==> flow/design.v <==
module finalproject(clk, rst, rows, LEDs, columns, signalout, ss1, ss2, ss3, ss4, ss5, ss6);
input [3:0] rows;  
input clk;  
input rst;  
output [9:0] LEDs;  
output [3:0] columns;  
output signalout;  
output [6:0] ss1, ss2, ss3, ss4, ss5, ss6;  
wire [31:0] countlow, counthigh;  
keypadwithtones kwt(.rows(rows), .clk(clk), .rst(rst), .LEDs(LEDs), .columns(columns), .countlow(countlow), .counthigh(counthigh));
rotatingdisplay rd(.clk(clk), .rst(rst), .ss1(ss1), .ss2(ss2), .ss3(ss3), .ss4(ss4), .ss5(ss5), .ss6(ss6));
toneprocessor tp(.clk(clk), .rst(rst), .countlow(countlow), .counthigh(counthigh), .signalout(signalout));
endmodule
module keypadwithtones(rows, clk, rst, LEDs, columns, countlow, counthigh);
input [3:0] rows; 
input clk;
input rst;
output [9:0] LEDs;
reg [9:0] LEDs;
output [3:0] columns;
reg [3:0] columns;
reg[2:0] progress, colprogress;   
reg [3:0] val1, val2;  
reg [15:0] button1, button2;  
reg [31:0] counter;  
output [31:0] countlow, counthigh;
reg [31:0] countlow, counthigh;
always @(posedge clk) begin  
if (rst) begin
LEDs = 10'b00_0000_0000;   
progress = 3'b000;  
colprogress = 3'b000;  
counter = 0;  
columns = 4'b1110;  
val1 = 4'b0000;
val2 = 4'b0000;
button1 = 16'h0000;
button2 = 16'h0000;
countlow = 1136;  
counthigh = 2272;
end else begin
case(progress) 
3'b000: begin  
case(columns)  
4'b1110: begin 
val1 = ~rows;  
button1 = val1;
columns = 4'b1101;  
end
4'b1101: begin
val1 = ~rows;  
button1 = button1 << 4;  
button1 = button1 + val1;  
columns = 4'b1011;  
end
4'b1011: begin 
val1 = ~rows;  
button1 = button1 << 4;  
button1 = button1 + val1;  
columns = 4'b0111;  
end
4'b0111: begin
val1 = ~rows;  
button1 = button1 << 4;  
button1 = button1 + val1;  
columns = 4'b1110;  
progress = 3'b001;  
end
endcase
end
3'b001: begin   
counter = counter + 1'b1;
if (counter >= 500) begin   
case(columns)  
4'b1110: begin
val2 = ~rows;
button2 = val2;
columns = 4'b1101;
end
4'b1101: begin
val2 = ~rows;
button2 = button2 << 4;
button2 = button2 + val2;
columns = 4'b1011;
end
4'b1011: begin
val2 = ~rows;
button2 = button2 << 4;
button2 = button2 + val2;
columns = 4'b0111;
end
4'b0111: begin
val2 = ~rows;
button2 = button2 << 4;
button2 = button2 + val2;
columns = 4'b1110;
counter = 0;
progress = 3'b010;
end
endcase
end
end
3'b010: begin   
if ((button1 == button2) && (button1 != 16'h0000)) begin  
case(button1)  
	16'h80: begin  
	countlow = 1136;
   counthigh = 2272;
	end
	16'h1: begin  
	LEDs = LEDs + 1'b1;
	countlow = 47755;
	counthigh = 95510;
	end
	16'h10: begin  
	LEDs = LEDs + 2'b10;
		countlow = 42565;
		counthigh = 85131;
	end
	16'h100: begin  
	LEDs = LEDs + 2'b11;
		countlow = 37921;
		counthigh = 75842;
	end
	16'h2: begin  
	LEDs = LEDs + 3'b100;
	countlow = 35803;
   counthigh = 71606;
	end
	16'h20: begin  
	LEDs = LEDs + 3'b101;
		countlow = 31888;
		counthigh = 63776;
	end
	16'h200: begin  
	LEDs = LEDs + 3'b110;
		countlow = 28409;
		counthigh = 56818;
	end
	16'h4: begin  
	LEDs = LEDs + 3'b111;
		countlow = 25390;
		counthigh = 50619;
	end
	16'h40: begin  
	LEDs = LEDs + 4'b1000;
		countlow = 23889;
		counthigh = 47778;
	end
	16'h400: begin  
	LEDs = LEDs + 4'b1001;
		countlow = 21282;
		counthigh = 42564;
	end
	16'h1000: begin  
	LEDs = LEDs + 4'b1010;
		countlow = 18960;
		counthigh = 37921;
	end
	16'h2000: begin  
	LEDs = LEDs + 4'b1011;
		countlow = 17896;
		counthigh = 35793;
	end
	16'h4000: begin  
	LEDs = LEDs + 4'b1100;
		countlow = 15943;
		counthigh = 31887;
	end
	16'h8000: begin  
	LEDs = LEDs + 4'b1101;
		countlow = 14204;
		counthigh = 28409;
	end
	16'h8: begin  
	LEDs = LEDs + 4'b1110;
		countlow = 12651;
		counthigh = 25303;
	end
	16'h800: begin  
	LEDs = LEDs + 4'b1111;
		countlow = 11944;
		counthigh = 23889;
	end
	endcase
progress = 3'b011;  
end else progress = 3'b000;  
end
3'b011: begin
counter = counter + 1'b1;
if (counter >= 5000) begin  
case(columns)  
4'b1110: begin
val2 = ~rows;
button2 = val2;
columns = 4'b1101;
end
4'b1101: begin
val2 = ~rows;
button2 = button2 << 4;
button2 = button2 + val2;
columns = 4'b1011;
end
4'b1011: begin
val2 = ~rows;
button2 = button2 << 4;
button2 = button2 + val2;
columns = 4'b0111;
end
4'b0111: begin
val2 = ~rows;
button2 = button2 << 4;
button2 = button2 + val2;
columns = 4'b1110;
counter = 0;
progress = 3'b100;
end
endcase
end
end
3'b100: begin
if (button2 == 16'h0000) begin  
progress = 3'b000;  
countlow = 1136;  
counthigh = 2272;
end else progress = 3'b011;  
end
endcase 
end
end
endmodule 
module toneprocessor(clk, rst, countlow, counthigh, signalout);
output signalout;
reg signalout;
input clk;
input rst;
input [31:0] countlow, counthigh;
reg [31:0] onesecond, mycounter;
reg [3:0] progress;
always@(posedge clk) begin
if (rst) begin
signalout=0;  
onesecond = 100000000;  
mycounter = 0;  
progress = 4'b0000;  
end else begin
case(progress)
default: begin              
			end
4'b0000: begin
	mycounter = mycounter + 1'b1;  
	if (mycounter < countlow) begin  
	signalout = 0;  
	end
	else begin
	progress = 4'b0001;  
	end
end
4'b0001: begin
	mycounter = mycounter + 1'b1;  
	if ((mycounter >= countlow) && (mycounter < counthigh)) begin 
	signalout = 1;  
	end
	else begin
	progress = 4'b0010;  
	end
end
4'b0010: begin
	mycounter = mycounter + 1'b1;  
	if (mycounter >= counthigh) begin  
	signalout = 0;  
	mycounter = 0;  
	end
	else begin
	progress = 4'b0000;  
	end
end
endcase
end
end
endmodule 
module rotatingdisplay(clk, rst, ss1, ss2, ss3, ss4, ss5, ss6);
input clk;  
input rst;
output reg [6:0] ss1, ss2, ss3, ss4, ss5, ss6;  
reg [31:0] counter;  
reg [6:0] g,e,r1,r2,i,f1,o,x,f2,a,l1,l2,two1,zero1,two2,zero2,start;  
always @(posedge clk) begin  
if (rst) begin
counter = 0;
start = 7'b0000000;
ss1 = 7'hFF;
ss2 = 7'hFF;
ss3 = 7'hFF;
ss4 = 7'hFF;
ss5 = 7'hFF;
ss6 = 7'hFF;
g = 7'b0010000;
e = 7'b0000110;
r1 = 7'b1001110;
r2 = 7'b1001110;
i = 7'b1111001;
f1 = 7'b0001110;
o = 7'b1000000;
x = 7'b0001001;
f2 = 7'b0001110;
a = 7'b0001000;
l1 = 7'b1000111;
l2 = 7'b1000111;
two1 = 7'b0100100;
zero1 = 7'b1000000;
two2 = 7'b0100100;
zero2 = 7'b1000000;
end else begin
counter = counter + 1'b1;
if (counter >= 50000) begin  
counter = 0;  
ss6 = ss5;
ss5 = ss4;
ss4 = ss3;
ss3 = ss2;
ss2 = ss1;
ss1 = g;  
start = g;
g = e;
e = r1;
r1 = r2;
r2 = i;
i = f1;
f1 = o;
o = x;
x = f2;
f2 = a;
a = l1;
l1 = l2;
l2 = two1;
two1 = zero1;
zero1 = two2;
two2 = zero2;
zero2 = start;
end
end
end
endmodule
Lab notebook: finalproject

Reports on finalproject
Each step is given for the RTL above and for the edited RTL.
Lines under "before" count in the file above, lines under "after" in the edited file.
"diff": "after" minus "before" as printed here.
Operators: Yosys type, input widths -> output width; for muxes data width and select width s.
Cell names lack the library's common part.
{"block": "inputs", "top_module": "finalproject", "clock": "clk", "lib": "sky130hd", "lib_corner": "tt_025C_1v80"}

Diff
The edit as a unified diff against the file above.
The edit is scripted: it alters the design's behaviour and was not made to optimise anything.
begin of diff
@@ -258,5 +258,5 @@
 end
 4'b0001: begin
-	mycounter = mycounter + 1'b1;  
+	mycounter = mycounter | 1'b1;  
 	if ((mycounter >= countlow) && (mycounter < counthigh)) begin 
 	signalout = 1;  
end of diff

After elaboration
Counts by Yosys on the flattened word-level netlist (proc, flatten, opt, wreduce; memories kept). Register bits leave out memories and registers merged into their read ports (data or address). Print and check cells are left out.
{"block": "bits", "item": "inputBits", "before": 6, "after": 6, "diff": 0}
{"block": "bits", "item": "wordCells", "before": 168, "after": 170, "diff": 2}
{"block": "bits", "item": "output_inout_bits", "before": 57, "after": 57, "diff": 0}
{"block": "bits", "item": "regBits", "before": 368, "after": 368, "diff": 0}
{"block": "op_classes", "item": "cmp", "before": 7, "after": 7, "diff": 0}
{"block": "op_classes", "item": "n_addsub", "before": 20, "after": 20, "diff": 0}
{"block": "op_classes", "item": "reduce_logical", "before": 25, "after": 25, "diff": 0}
{"block": "op_classes", "item": "n_eq", "before": 41, "after": 41, "diff": 0}
{"block": "op_classes", "item": "bitwise", "before": 1, "after": 2, "diff": 1}
{"block": "op_classes", "item": "mux", "before": 40, "after": 40, "diff": 0}
{"block": "ops", "operator": "$pmux 32 s2", "before": 4, "after": 3, "diff": -1}
{"block": "ops", "operator": "$reduce_or 2->1", "before": 2, "after": 1, "diff": -1}
{"block": "ops", "operator": "$reduce_and 2->1", "before": 1, "after": 2, "diff": 1}
{"block": "ops", "operator": "$not 1->1", "before": 0, "after": 1, "diff": 1}
{"block": "ops", "operator": "$pmux 32 s3", "before": 0, "after": 1, "diff": 1}
{"block": "ops", "operator": "$ne 2x1->1 const B", "before": 10, "after": 10, "diff": 0}
{"block": "ops", "operator": "$add 10x4->10 const B", "before": 8, "after": 8, "diff": 0}
{"block": "ops", "operator": "$mux 32", "before": 8, "after": 8, "diff": 0}
{"block": "ops", "operator": "$mux 3", "before": 5, "after": 5, "diff": 0}
{"block": "ops", "operator": "$mux 4", "before": 5, "after": 5, "diff": 0}
{"block": "ops", "operator": "$add 10x3->10 const B", "before": 4, "after": 4, "diff": 0}
{"block": "ops", "operator": "$reduce_bool 2->1", "before": 4, "after": 4, "diff": 0}
{"block": "ops", "operator": "$add 32x1->32 const B", "before": 3, "after": 3, "diff": 0}
{"block": "ops", "operator": "$eq 4x4->1 const B", "before": 3, "after": 3, "diff": 0}
{"block": "ops", "operator": "$mux 1", "before": 3, "after": 3, "diff": 0}
{"block": "ops", "operator": "$ne 2x2->1 const B", "before": 3, "after": 3, "diff": 0}
{"block": "ops", "operator": "$pmux 16 s2", "before": 3, "after": 3, "diff": 0}
{"block": "ops", "operator": "$reduce_and 3->1", "before": 3, "after": 3, "diff": 0}
{"block": "ops", "operator": "$reduce_and 4->1", "before": 3, "after": 3, "diff": 0}
{"block": "ops", "operator": "$add 10x2->10 const B", "before": 2, "after": 2, "diff": 0}
{"block": "ops", "operator": "$add 16x4->16", "before": 2, "after": 2, "diff": 0}
{"block": "ops", "operator": "$eq 3x2->1 const B", "before": 2, "after": 2, "diff": 0}
{"block": "ops", "operator": "$ge 32x32->1", "before": 2, "after": 2, "diff": 0}
{"block": "ops", "operator": "$logic_and 1x1->1", "before": 2, "after": 2, "diff": 0}
{"block": "ops", "operator": "$lt 32x32->1", "before": 2, "after": 2, "diff": 0}
{"block": "ops", "operator": "$mux 16", "before": 2, "after": 2, "diff": 0}
{"block": "ops", "operator": "$mux 2", "before": 2, "after": 2, "diff": 0}
{"block": "ops", "operator": "$pmux 32 s16", "before": 2, "after": 2, "diff": 0}
Not every row of either side is listed.

Depth
Depth = most cells in a row (Yosys ltp): at word level without a register or memory, in the mapped netlist without a sequential cell, where the memories' decode and read muxes count.
{"block": "depth", "item": "depth_word", "before": 5, "after": 5, "diff": 0}
{"block": "depth", "item": "abc_area", "before": "0", "after": "0"}
{"block": "depth", "item": "mapped_depth", "before": 17, "after": 16, "diff": -1}
{"block": "depth", "item": "ltp_nobuf", "before": 15, "after": 14, "diff": -1}

Mapped cells and area
Yosys stat after the flow's synthesis: flattened, memories mapped to cells. It holds for the ABC_AREA given above (unset counts as 0); a run with the other value may have another netlist.
{"block": "synth_totals", "item": "synth_area_um2", "before": 16648.5, "after": 18038.6, "diff": 1390.1}
{"block": "synth_totals", "item": "ffs", "before": 328, "after": 328, "diff": 0}
{"block": "synth_totals", "item": "n_buf", "before": 139, "after": 159, "diff": 20}
{"block": "synth_totals", "item": "seqArea_um2", "before": 6566.3, "after": 6566.3, "diff": 0.0}
{"block": "synth_totals", "item": "cell_count", "before": 2016, "after": 2152, "diff": 136}
{"block": "by_type", "type": "nor2_1", "before": 234, "after": 186, "diff": -48}
{"block": "by_type", "type": "ha_1", "before": 45, "after": 73, "diff": 28}
{"block": "by_type", "type": "xor2_1", "before": 46, "after": 24, "diff": -22}
{"block": "by_type", "type": "a31o_2", "before": 12, "after": 33, "diff": 21}
{"block": "by_type", "type": "nand2_1", "before": 192, "after": 172, "diff": -20}
{"block": "by_type", "type": "nand4_1", "before": 49, "after": 69, "diff": 20}
{"block": "by_type", "type": "and3_1", "before": 22, "after": 40, "diff": 18}
{"block": "by_type", "type": "buf_2", "before": 20, "after": 38, "diff": 18}
{"block": "by_type", "type": "nor3_1", "before": 57, "after": 74, "diff": 17}
{"block": "by_type", "type": "a21oi_1", "before": 100, "after": 114, "diff": 14}
{"block": "by_type", "type": "a21o_1", "before": 7, "after": 21, "diff": 14}
{"block": "by_type", "type": "xnor2_1", "before": 66, "after": 55, "diff": -11}
{"block": "by_type", "type": "a31oi_1", "before": 25, "after": 34, "diff": 9}
{"block": "by_type", "type": "buf_1", "before": 11, "after": 2, "diff": -9}
{"block": "by_type", "type": "o21ai_1", "before": 2, "after": 11, "diff": 9}
{"block": "by_type", "type": "and2_1", "before": 9, "after": 16, "diff": 7}
{"block": "by_type", "type": "nand2b_1", "before": 4, "after": 10, "diff": 6}
{"block": "by_type", "type": "nor2b_1", "before": 13, "after": 18, "diff": 5}
Not every row of either side is listed.
By module: a second synthesis without flattening, with its own total; a netlist apart from the flattened one above.
{"block": "hier_totals", "item": "cells_unflattened", "before": 2144, "after": 2307, "diff": 163}
{"block": "hier_totals", "item": "hier_area_um2", "before": 18207.5, "after": 19882.8, "diff": 1675.3}
Each row is one instance without its submodules.
{"block": "modules_before", "mod": "rotatingdisplay", "n_cells": 739, "seq_area_um2": 3703.6, "n_inst": 1, "area_um2": 7502.2}
{"block": "modules_before", "mod": "keypadwithtones", "n_cells": 908, "seq_area_um2": 2142.1, "n_inst": 1, "area_um2": 7035.5}
{"block": "modules_before", "mod": "toneprocessor", "n_cells": 497, "seq_area_um2": 720.7, "n_inst": 1, "area_um2": 3669.8}
{"block": "modules_before", "mod": "finalproject", "n_cells": 0, "seq_area_um2": 0.0, "n_inst": 1, "area_um2": 0.0}
{"block": "modules_after", "mod": "rotatingdisplay", "n_cells": 739, "seq_area_um2": 3703.6, "n_inst": 1, "area_um2": 7502.2}
{"block": "modules_after", "mod": "keypadwithtones", "n_cells": 918, "seq_area_um2": 2142.1, "n_inst": 1, "area_um2": 7315.8}
{"block": "modules_after", "mod": "toneprocessor", "n_cells": 650, "seq_area_um2": 720.7, "n_inst": 1, "area_um2": 5064.9}
{"block": "modules_after", "mod": "finalproject", "n_cells": 0, "seq_area_um2": 0.0, "n_inst": 1, "area_um2": 0.0}

Worst setup path after synthesis
Path of least setup slack by OpenSTA after synthesis, without wires, with an ideal clock, recovery checks aside; 20% of the period is set as input and as output delay. Where synthesis merged equal registers, the netlist keeps one of their names.
{"block": "synth_path", "item": "path_type", "before": "register to register", "after": "register to register"}
{"block": "synth_path", "item": "from", "before": "reg tp.mycounter[0]", "after": "reg tp.mycounter[3]"}
{"block": "synth_path", "item": "to", "before": "reg tp.mycounter[21]", "after": "reg tp.mycounter[3]"}
{"block": "synth_path", "item": "path_slack_ns", "before": 6.359, "after": 6.432, "diff": 0.073}
{"block": "synth_path", "item": "period_ns", "before": 10.0, "after": 10.0, "diff": 0.0}
{"block": "synth_path", "item": "path_delay_ns", "before": 3.640, "after": 3.568, "diff": -0.072}
{"block": "synth_path", "item": "setup_time_ns", "before": 0.074, "after": 0.074, "diff": 0.000}
{"block": "synth_path", "item": "arrival_ns", "before": 3.566, "after": 3.494, "diff": -0.072}
{"block": "synth_path", "item": "path_stages", "before": 17, "after": 17, "diff": 0}
{"block": "synth_path", "item": "period_less_setup_slack_ns", "before": 3.641, "after": 3.568, "diff": -0.073}
"path_delay_ns" is the arrival time less input delay plus setup time.
"path_stages" counts driving pins, that of a launching flip-flop among them; a cell with two outputs on the path counts twice.
"period_less_setup_slack_ns" = period - worst setup slack (recovery checks aside). The figure is calculated, with input and output delays left at 20% of the set period.
Between the ends stands the longest chain of elaborated cells between them, by number of cells; it is not shown to be the way that was timed. Of several equally long chains one is given.
Each line given opens the expression or statement behind the cell; cells for indexed reads and writes are added by Yosys, which also makes memories of some case tables.
A register here has more assigning lines than the two given.
{"block": "synth_via_before", "cell_sequence": "dfxtp_1 ha_1 nand3_1 or3_1 clkbuf_1 nor2_1 xor2_1 ha_1 o21ai_0 a21oi_1 a221o_1 nand2_1 nand3_1 o31ai_1 clkbuf_1 nand3_1 a31oi_1", "elab_chain_cells": 4, "cone_cells": 4, "classes_between": "1 x add/sub; 1 x compare; 2 x mux"}
{"block": "synth_lines_before", "item": "start, declared", "line_no": 238, "text": "reg [31:0] onesecond, mycounter;"}
{"block": "synth_lines_before", "item": "start, assigned", "line_no": 251, "text": "mycounter = mycounter + 1'b1;"}
{"block": "synth_lines_before", "item": "start, assigned", "line_no": 260, "text": "mycounter = mycounter + 1'b1;"}
{"block": "synth_lines_before", "item": "$add 32x1->32", "line_no": 269, "text": "mycounter = mycounter + 1'b1;"}
{"block": "synth_lines_before", "item": "$ge 32x32->1", "line_no": 270, "text": "if (mycounter >= counthigh) begin"}
{"block": "synth_lines_before", "item": "$mux 32", "line_no": 270}
{"block": "synth_lines_before", "item": "$pmux 32 s2", "line_no": 247, "text": "case(progress)"}
{"block": "synth_lines_before", "item": "end, assigned", "line_no": 251}
{"block": "synth_lines_before", "item": "end, assigned", "line_no": 260}
{"block": "synth_lines_before", "item": "end, declared", "line_no": 238}
{"block": "synth_via_after", "cell_sequence": "dfxtp_1 buf_2 nand4_4 nor4_2 buf_4 and3_1 xor2_1 ha_1 a21o_1 a21o_1 a21o_1 a21oi_1 inv_1 o41ai_4 buf_6 nand3_1 a31oi_1", "elab_chain_cells": 4, "cone_cells": 4, "classes_between": "1 x add/sub; 1 x compare; 2 x mux"}
{"block": "synth_lines_after", "item": "start, declared", "line_no": 238, "text": "reg [31:0] onesecond, mycounter;"}
{"block": "synth_lines_after", "item": "start, assigned", "line_no": 251, "text": "mycounter = mycounter + 1'b1;"}
{"block": "synth_lines_after", "item": "start, assigned", "line_no": 260, "text": "mycounter = mycounter | 1'b1;"}
{"block": "synth_lines_after", "item": "$add 32x1->32", "line_no": 269, "text": "mycounter = mycounter + 1'b1;"}
{"block": "synth_lines_after", "item": "$ge 32x32->1", "line_no": 270, "text": "if (mycounter >= counthigh) begin"}
{"block": "synth_lines_after", "item": "$mux 32", "line_no": 270}
{"block": "synth_lines_after", "item": "$pmux 32 s3", "line_no": 247, "text": "case(progress)"}
{"block": "synth_lines_after", "item": "end, assigned", "line_no": 251}
{"block": "synth_lines_after", "item": "end, assigned", "line_no": 260}
{"block": "synth_lines_after", "item": "end, declared", "line_no": 238}

Timing after layout
Path of least setup slack in the final report of each run of pair 1 (OpenROAD, finished layout, wires in). Where an end is a register, its clock arrival counts in the times.
{"block": "layout_path", "item": "path_type", "before": "register to register", "after": "register to register"}
{"block": "layout_path", "item": "from", "before": "reg rd.counter[0]", "after": "reg rd.counter[0]"}
{"block": "layout_path", "item": "to", "before": "reg rd.zero1[3]", "after": "reg rd.r2[1]"}
{"block": "layout_path", "item": "setup_time_ns", "before": 0.07, "after": 0.08, "diff": 0.01}
{"block": "layout_path", "item": "path_slack_ns", "before": 5.62, "after": 5.46, "diff": -0.16}
{"block": "layout_path", "item": "arrival_ns", "before": 4.85, "after": 5.01, "diff": 0.16}
{"block": "layout_path", "item": "path_stages", "before": 12, "after": 12, "diff": 0}
{"block": "layout_path", "item": "period_ns", "before": 10.0, "after": 10.0, "diff": 0.0}
Between the ends stands the longest chain of elaborated cells between them, by number of cells; it is not shown to be the way that was timed. Of several equally long chains one is given.
A register here has more assigning lines than the two given.
{"block": "layout_via_before", "cell_sequence": "dfxtp_1 ha_1 nand4_1 nor3_1 nand3_1 o22a_1 o22ai_1 o21ai_4 buf_4 nor2_4 buf_4 mux2i_1", "elab_chain_cells": 2, "cone_cells": 2, "cone_lines": 2, "classes_between": "1 x add/sub; 1 x compare"}
{"block": "layout_lines_before", "item": "start, declared", "line_no": 286, "text": "reg [31:0] counter;"}
{"block": "layout_lines_before", "item": "start, assigned", "line_no": 290, "text": "counter = 0;"}
{"block": "layout_lines_before", "item": "start, assigned", "line_no": 315, "text": "counter = counter + 1'b1;"}
{"block": "layout_lines_before", "item": "$add 32x1->32", "line_no": 315}
{"block": "layout_lines_before", "item": "$ge 32x16->1", "line_no": 316, "text": "if (counter >= 50000) begin"}
{"block": "layout_lines_before", "item": "end, assigned", "line_no": 311, "text": "zero1 = 7'b1000000;"}
{"block": "layout_lines_before", "item": "end, assigned", "line_no": 338, "text": "zero1 = two2;"}
{"block": "layout_lines_before", "item": "end, declared", "line_no": 287, "text": "reg [6:0] g,e,r1,r2,i,f1,o,x,f2,a,l1,l2,two1,zero1,two2,zero2,start;"}
{"block": "layout_via_after", "cell_sequence": "dfxtp_1 ha_1 and3_1 nand2_1 or3_1 nor2_1 a41o_1 o2bb2a_1 buf_4 nor2_4 buf_4 mux2i_1", "elab_chain_cells": 2, "cone_cells": 2, "cone_lines": 2, "classes_between": "1 x add/sub; 1 x compare"}
{"block": "layout_lines_after", "item": "start, declared", "line_no": 286, "text": "reg [31:0] counter;"}
{"block": "layout_lines_after", "item": "start, assigned", "line_no": 290, "text": "counter = 0;"}
{"block": "layout_lines_after", "item": "start, assigned", "line_no": 315, "text": "counter = counter + 1'b1;"}
{"block": "layout_lines_after", "item": "$add 32x1->32", "line_no": 315}
{"block": "layout_lines_after", "item": "$ge 32x16->1", "line_no": 316, "text": "if (counter >= 50000) begin"}
{"block": "layout_lines_after", "item": "end, assigned", "line_no": 301, "text": "r2 = 7'b1001110;"}
{"block": "layout_lines_after", "item": "end, assigned", "line_no": 328, "text": "r2 = i;"}
{"block": "layout_lines_after", "item": "end, declared", "line_no": 287, "text": "reg [6:0] g,e,r1,r2,i,f1,o,x,f2,a,l1,l2,two1,zero1,two2,zero2,start;"}

Measured runs
Runs of the flow (Yosys, OpenROAD) on both versions; the two runs of a pair have the same settings. The constraints put input and output delay at 20% of the set period each and load the outputs with 0.01 pF.
{"block": "settings_pair_1", "CORE_UTILIZATION": 40, "period_ns": 10.0, "CAP_MARGIN": 20, "CORE_MARGIN": 2, "SLEW_MARGIN": 20}
{"block": "measured_pair_1", "item": "cell_area_final_um2", "before": 18811.8, "after": 20323.2, "diff": 1511.4}
{"block": "measured_pair_1", "item": "synth_chip_area_um2", "before": 16648.5, "after": 18038.6, "diff": 1390.1}
{"block": "measured_pair_1", "item": "die_footprint_um2", "before": 43268.2, "after": 46811.6, "diff": 3543.4}
{"block": "measured_pair_1", "item": "final_setup_tns_ns", "before": 0.000, "after": 0.000, "diff": 0.000}
{"block": "measured_pair_1", "item": "utilization_frac", "before": 0.46, "after": 0.458, "diff": -0.002}
{"block": "measured_pair_1", "item": "ws_hold_ns", "before": 0.451, "after": 0.461, "diff": 0.010}
{"block": "measured_pair_1", "item": "final_setup_ws_ns", "before": 5.623, "after": 5.459, "diff": -0.164}
{"block": "measured_pair_1", "item": "power.total_w", "before": 0.003221, "after": 0.003605, "diff": 0.000384}
{"block": "measured_pair_1", "item": "achieved_period_ns", "before": 4.377, "after": 4.541, "diff": 0.164}
{"block": "settings_pair_2", "CELL_PAD_IN_SITES_DETAIL_PLACEMENT": 0, "CORE_UTILIZATION": 37, "CTS_CLUSTER_SIZE": 41, "GPL_ROUTABILITY_DRIVEN": 0, "GPL_TIMING_DRIVEN": 1, "PLACE_DENSITY_LB_ADDON": 0.08, "period_ns": 5.19, "CAP_MARGIN": 20, "CORE_MARGIN": 2, "SLEW_MARGIN": 20}
{"block": "measured_pair_2", "item": "cell_area_final_um2", "before": 19117.1, "after": 20274.4, "diff": 1157.3}
{"block": "measured_pair_2", "item": "synth_chip_area_um2", "before": 16648.5, "after": 18038.6, "diff": 1390.1}
{"block": "measured_pair_2", "item": "die_footprint_um2", "before": 46707.9, "after": 50535.0, "diff": 3827.1}
{"block": "measured_pair_2", "item": "final_setup_tns_ns", "before": 0.000, "after": 0.000, "diff": 0.000}
{"block": "measured_pair_2", "item": "utilization_frac", "before": 0.431, "after": 0.423, "diff": -0.008}
{"block": "measured_pair_2", "item": "ws_hold_ns", "before": 0.448, "after": 0.460, "diff": 0.012}
{"block": "measured_pair_2", "item": "final_setup_ws_ns", "before": 1.141, "after": 0.940, "diff": -0.201}
{"block": "measured_pair_2", "item": "power.total_w", "before": 0.006548, "after": 0.006724, "diff": 0.000176}
{"block": "measured_pair_2", "item": "achieved_period_ns", "before": 4.049, "after": 4.250, "diff": 0.201}
By "achieved_period_ns" is meant the clock period of the run minus its worst setup slack. This is arithmetic on one report: input and output delays are still those of the set period (20% each).
"power.total_w" rests on the timing tool's default activity at the inputs, not on a simulated workload.
